==> flow/design.v <==
module cordic(clk, angle, sine, cosine);
  input clk;
  input signed [31:0] angle;  
  output signed [15:0] sine;  
  output signed [15:0] cosine;
  reg signed [15:0] x [0:12];
  reg signed [15:0] y [0:12];
  reg signed [31:0] z [0:12];
  parameter scaling_factor = 19896;  
  wire [1:0] sector;
  assign sector = angle[31:30];
  assign sine = y[12];
  assign cosine = x[12];
  wire signed [31:0] theta [0:12];
  assign theta [ 0] = 'h20000000;   
  assign theta [ 1] = 'h12E4051D;   
  assign theta [ 2] = 'h9FB385B;    
  assign theta [ 3] = 'h51111D4;    
  assign theta [ 4] = 'h28B0D43;    
  assign theta [ 5] = 'h145D7E1;    
  assign theta [ 6] = 'hA2F61E;     
  assign theta [ 7] = 'h517C55;     
  assign theta [ 8] = 'h28BE53;     
  assign theta [ 9] = 'h145F2E;     
  assign theta [10] = 'hA2F98;      
  assign theta [11] = 'h517CC;      
  assign theta [12] = 'h28BE6;      
  always @(posedge clk)
  begin 
    if (sector == 2'b00) begin
	  x[0] <= scaling_factor;
      y[0] <= 0;
      z[0] <= angle;      
    end
    else if  (sector == 2'b11) begin
	  x[0] <= scaling_factor;
      y[0] <= 0;
      z[0] <= angle;      
    end      
    else if (sector == 2'b01) begin
      x[0] <= -0;
      y[0] <= scaling_factor;
      z[0] <= {2'b00,angle[29:0]};      
    end
    else if (sector == 2'b10) begin
      x[0] <= 0;
      y[0] <= -scaling_factor;
      z[0] <= {2'b11,angle[29:0]};
    end
  end
  genvar i;
  generate
    for (i=0; i<13; i=i+1)
      begin
        wire sgn; 
	assign sgn = z[i][31];  
	wire signed [15:0] xnew, ynew;
        assign xnew = x[i] >>> i;  
        assign ynew = y[i] >>> i;
        always @(posedge clk)
          begin
            if (sgn==1)
              begin
                x[i+1] <= x[i]+ynew;
                y[i+1] <= y[i]-xnew;
                z[i+1] <= z[i]+theta[i];
              end
            else
              begin
                x[i+1] <= x[i]-ynew;
                y[i+1] <= y[i]+xnew;
                z[i+1] <= z[i]-theta[i];
              end
          end
      end
  endgenerate
endmodule
; ---- Tool chain data of cordic
; Tool output for the design above before and after an edit, in the order of the flow.
; "orig" refers to lines of the RTL above, "edited" to lines of the edited file.
; "delta" is "edited" less "orig", of the values as shown; "rel_change_pct" is that difference over "orig", in percent.
; Operators: Yosys type, input widths -> output width; for muxes data width and select width s.
; Cell names lack the library's common part.
; The mark n/a stands for no value.
[design]
top = cordic
clk_port = clk
library = sky130hd
pvt_corner = tt_025C_1v80

; ---- The edit
; The edit as a unified diff against the file above.
; This change comes from a script, not from a designer. The edited design behaves differently; no optimisation was intended.
; begin of diff
@@ -56,5 +56,7 @@
 	assign sgn = z[i][31];  
 	wire signed [15:0] xnew, ynew;
-        assign xnew = x[i] >>> i;  
+        reg signed [15:0] xnew_ff;
+        always @(posedge clk) xnew_ff <= x[i] >>> i;  
+        assign xnew = xnew_ff;
         assign ynew = y[i] >>> i;
         always @(posedge clk)
; end of diff

; ---- Elaborated design
; Counts by Yosys on the flattened word-level netlist (proc, flatten, opt, wreduce). Print and check cells are left out. Cells with the same type and inputs are merged into one.
[classes]
columns = element, orig, edited, delta, rel_change_pct
row1 = reduce_logical, 5, 5, 0, 0.00
row2 = n_addsub, 69, 70, 1, 1.45
row3 = n_mux, 43, 43, 0, 0.00
row4 = n_eq, 3, 3, 0, 0.00
[ops]
columns = op, orig, edited, delta, rel_change_pct
row1 = $add 16x16->16, 1, 2, 1, 100.00
; Unchanged operator kinds not shown: 55.
[bits]
columns = element, orig, edited, delta, rel_change_pct
row1 = output_inout_bits, 32, 32, 0, 0.00
row2 = regBits, 785, 903, 118, 15.03
row3 = elab_cells, 159, 172, 13, 8.18
row4 = inputBits, 33, 33, 0, 0.00

; ---- Longest topological paths
; Depth = most cells in a row (Yosys ltp): at word level without a register or memory, in the mapped netlist without a sequential cell, where the memories' decode and read muxes count.
[depth]
columns = element, orig, edited, delta, rel_change_pct
row1 = word_depth, 5, 5, 0, 0.00
row2 = ABC_AREA, 0, 0, n/a, n/a
row3 = depth_mapped, 16, 16, 0, 0.00
row4 = ltp_nobuf, 16, 16, 0, 0.00

; ---- Mapped cells and area
; The flow's flattened synthesis, as Yosys stat reports it; memories are mapped. The netlist is that of the ABC_AREA named above (0 if unset); the other value can give another one.
[mapped]
columns = element, orig, edited, delta, rel_change_pct
row1 = mapped_area_um2, 46605.9, 50706.1, 4100.2, 8.80
row2 = ffs, 724, 836, 112, 15.47
row3 = sequential_area_um2, 14493.9, 16736.1, 2242.2, 15.47
row4 = stdcells, 5156, 5608, 452, 8.77
[by_type]
columns = type, orig, edited, delta, rel_change_pct
row1 = dfxtp_1, 724, 836, 112, 15.47
row2 = nor2_1, 338, 437, 99, 29.29
row3 = o21ai_0, 200, 253, 53, 26.50
row4 = clkbuf_1, 58, 84, 26, 44.83
row5 = nor2b_1, 57, 82, 25, 43.86
row6 = o211ai_1, 12, 31, 19, 158.33
row7 = xnor2_1, 469, 452, -17, -3.62
row8 = nor4_1, 14, 29, 15, 107.14
row9 = inv_1, 282, 296, 14, 4.96
row10 = nand2_1, 246, 260, 14, 5.69
row11 = a31oi_1, 54, 67, 13, 24.07
row12 = nand2b_1, 56, 44, -12, -21.43
row13 = and3_1, 48, 36, -12, -25.00
row14 = a21oi_1, 561, 572, 11, 1.96
row15 = o21bai_1, 94, 83, -11, -11.70
row16 = nand3b_1, 10, 21, 11, 110.00
row17 = a211oi_1, 27, 37, 10, 37.04
row18 = nor3b_1, 7, 17, 10, 142.86
; Unchanged cell types not shown: 10.
; Not every row of either side is listed.

; ---- Worst setup path after synthesis
; OpenSTA on the mapped netlist: ideal clock, no wires. The path of least setup slack (recovery checks aside). Input and output delay are each 20% of the period. Register names are those of the netlist, which keeps one name where synthesis merged equal registers.
[synth_path]
columns = element, orig, edited, delta, rel_change_pct
row1 = path_kind, register -> register, register -> register, n/a, n/a
row2 = start, register z[4][31], register z[2][31], n/a, n/a
row3 = end, register z[5][30], register x[3][14], n/a, n/a
row4 = setup_slack_ns, -0.383, -0.328, 0.055, n/a
row5 = path_stages, 15, 17, 2, 13.33
row6 = t_first_pin_ns, 0.000, 0.000, 0.000, n/a
row7 = period_ns, 3.5, 3.5, 0.0, 0.00
row8 = delay_ns, 3.883, 3.828, -0.055, -1.42
row9 = t_arrival_ns, 3.811, 3.710, -0.101, -2.65
row10 = synth_period_reached_ns, 3.883, 3.828, -0.055, -1.42
; "delay_ns" = arrival - input delay + setup time.
; "path_stages" counts driving pins, that of a launching flip-flop among them; a cell with two outputs on the path counts twice.
; "synth_period_reached_ns" = period - worst setup slack (recovery checks aside). The figure is calculated, with input and output delays left at 20% of the set period.
; The rows between start and end are the longest chain of elaborated cells between them; the timing report does not say that the signal goes this way. Where chains are equally long, one stands for them.
; A line is the first line of the expression or statement that the cell stems from. Yosys adds cells for indexed reads and writes and turns some case tables into memories.
[synth_via_orig]
cell_sequence = dfxtp_1 > clkbuf_1 > clkbuf_1 > inv_1 > fa_1 > nor2b_1 > o31ai_1 > a211oi_1 > o211ai_1 > a211oi_1 > a21oi_1 > o311ai_1 > a31oi_1 > o21bai_1 > xor2_1
elab_chain_len = 1
cells_between = 1
lines_between = 1
[synth_lines_orig]
columns = element, line
row1 = "start, declared", 8  ; reg signed [31:0] z [0:12];
row2 = "start, assigned", 66  ; z[i+1] <= z[i]+theta[i];
row3 = "start, assigned", 72  ; z[i+1] <= z[i]-theta[i];
row4 = $mux 32, 62  ; if (sgn==1)
row5 = "end, assigned", 66
row6 = "end, assigned", 72
row7 = "end, declared", 8
[synth_via_edited]
cell_sequence = dfxtp_1 > clkbuf_2 > clkbuf_1 > buf_1 > nor2_1 > xor2_1 > ha_1 > fa_1 > a21o_1 > a21oi_1 > o21bai_1 > a21oi_1 > nor2b_1 > o2111ai_1 > nand3_1 > o41a_1 > xor2_1
elab_chain_len = 1
cells_between = 1
lines_between = 1
[synth_lines_edited]
columns = element, line
row1 = "start, declared", 8  ; reg signed [31:0] z [0:12];
row2 = "start, assigned", 68  ; z[i+1] <= z[i]+theta[i];
row3 = "start, assigned", 74  ; z[i+1] <= z[i]-theta[i];
row4 = $mux 16, 64  ; if (sgn==1)
row5 = "end, assigned", 66  ; x[i+1] <= x[i]+ynew;
row6 = "end, assigned", 72  ; x[i+1] <= x[i]-ynew;
row7 = "end, declared", 6  ; reg signed [15:0] x [0:12];

; ---- Path in the finished layout
; From the final timing report of the runs of pair 1: the path of least setup slack in the routed layout; clock arrival at registers is part of the times.
[layout_path]
columns = element, orig, edited, delta, rel_change_pct
row1 = path_kind, register -> register, register -> register, n/a, n/a
row2 = start, register y[8][8], register y[11][12], n/a, n/a
row3 = end, register x[9][15], register x[12][14], n/a, n/a
row4 = t_arrival_ns, 3.90, 3.87, -0.03, -0.77
row5 = path_stages, 15, 14, -1, -6.67
row6 = period_ns, 3.5, 3.5, 0.0, 0.00
row7 = t_first_pin_ns, 0.62, 0.70, 0.08, 12.90
row8 = setup_slack_ns, 0.16, 0.22, 0.06, n/a
; The rows between start and end are the longest chain of elaborated cells between them; the timing report does not say that the signal goes this way. Where chains are equally long, one stands for them.
[layout_via_orig]
cell_sequence = dfxtp_1 > inv_1 > ha_1 > mux2_2 > ha_1 > a21o_1 > a21oi_1 > o21bai_1 > a21oi_1 > o21ai_1 > a21oi_1 > nand3_1 > a31o_2 > a21oi_1 > xnor2_1
elab_chain_len = 2
cells_between = 3
lines_between = 3
[layout_lines_orig]
columns = element, line
row1 = "start, declared", 7  ; reg signed [15:0] y [0:12];
row2 = "start, assigned", 65  ; y[i+1] <= y[i]-xnew;
row3 = "start, assigned", 71  ; y[i+1] <= y[i]+xnew;
row4 = $sub 16x8->16, 70  ; x[i+1] <= x[i]-ynew;
row5 = $mux 16, 62  ; if (sgn==1)
row6 = "end, assigned", 64  ; x[i+1] <= x[i]+ynew;
row7 = "end, assigned", 70
row8 = "end, declared", 6  ; reg signed [15:0] x [0:12];
[layout_via_edited]
cell_sequence = dfxtp_1 > inv_1 > ha_1 > mux2_2 > fa_1 > a21o_1 > a21oi_1 > o21bai_1 > a21oi_1 > nor2b_1 > nor2_1 > o31ai_1 > o41a_1 > xor2_1
elab_chain_len = 2
cells_between = 3
lines_between = 3
[layout_lines_edited]
columns = element, line
row1 = "start, declared", 7  ; reg signed [15:0] y [0:12];
row2 = "start, assigned", 67  ; y[i+1] <= y[i]-xnew;
row3 = "start, assigned", 73  ; y[i+1] <= y[i]+xnew;
row4 = $sub 16x5->16, 72  ; x[i+1] <= x[i]-ynew;
row5 = $mux 16, 64  ; if (sgn==1)
row6 = "end, assigned", 66  ; x[i+1] <= x[i]+ynew;
row7 = "end, assigned", 72
row8 = "end, declared", 6  ; reg signed [15:0] x [0:12];

; ---- Measured runs
; Runs of the flow (Yosys, OpenROAD) on both versions; the two runs of a pair have the same settings. The constraints put input and output delay at 20% of the set period each and load the outputs with 0.01 pF.
[settings_pair_1]
CORE_UTILIZATION = 40
period_ns = 3.5
CAP_MARGIN = 20
CORE_MARGIN = 2
SLEW_MARGIN = 20
[measured_pair_1]
columns = element, orig, edited, delta, rel_change_pct
row1 = design_die_area_um2, 119260.0, 129629.0, 10369.0, 8.69
row2 = ys_area_um2, 46605.9, 50706.1, 4100.2, 8.80
row3 = layout_utilization_pct, 45.8, 45.4, -0.4, n/a
row4 = finalCellArea_um2, 53109.7, 57103.5, 3993.8, 7.52
row5 = clock_period_reached_ns, 3.337, 3.278, -0.059, -1.77
row6 = setup_ws_ns, 0.163, 0.222, 0.059, n/a
[settings_pair_2]
CELL_PAD_IN_SITES_DETAIL_PLACEMENT = 0
CELL_PAD_IN_SITES_GLOBAL_PLACEMENT = 0
CORE_MARGIN = 10
CORE_UTILIZATION = 20
GPL_ROUTABILITY_DRIVEN = 0
PLACE_DENSITY_LB_ADDON = 0.28
SETUP_SLACK_MARGIN = 1.37
SLEW_MARGIN = 40
period_ns = 5.33
CAP_MARGIN = 20
[measured_pair_2]
columns = element, orig, edited, delta, rel_change_pct
row1 = design_die_area_um2, 252737.0, 274073.0, 21336.0, 8.44
row2 = ys_area_um2, 46605.9, 50706.1, 4100.2, 8.80
row3 = layout_utilization_pct, 23.1, 23.3, 0.2, n/a
row4 = finalCellArea_um2, 53775.3, 58559.9, 4784.6, 8.90
row5 = clock_period_reached_ns, 3.773, 3.662, -0.111, -2.94
row6 = setup_ws_ns, 1.557, 1.668, 0.111, n/a
; "clock_period_reached_ns" is the run's clock period less its worst setup slack. It is reckoned from that one timing run; input and output delays stay at 20% of the period that was set.
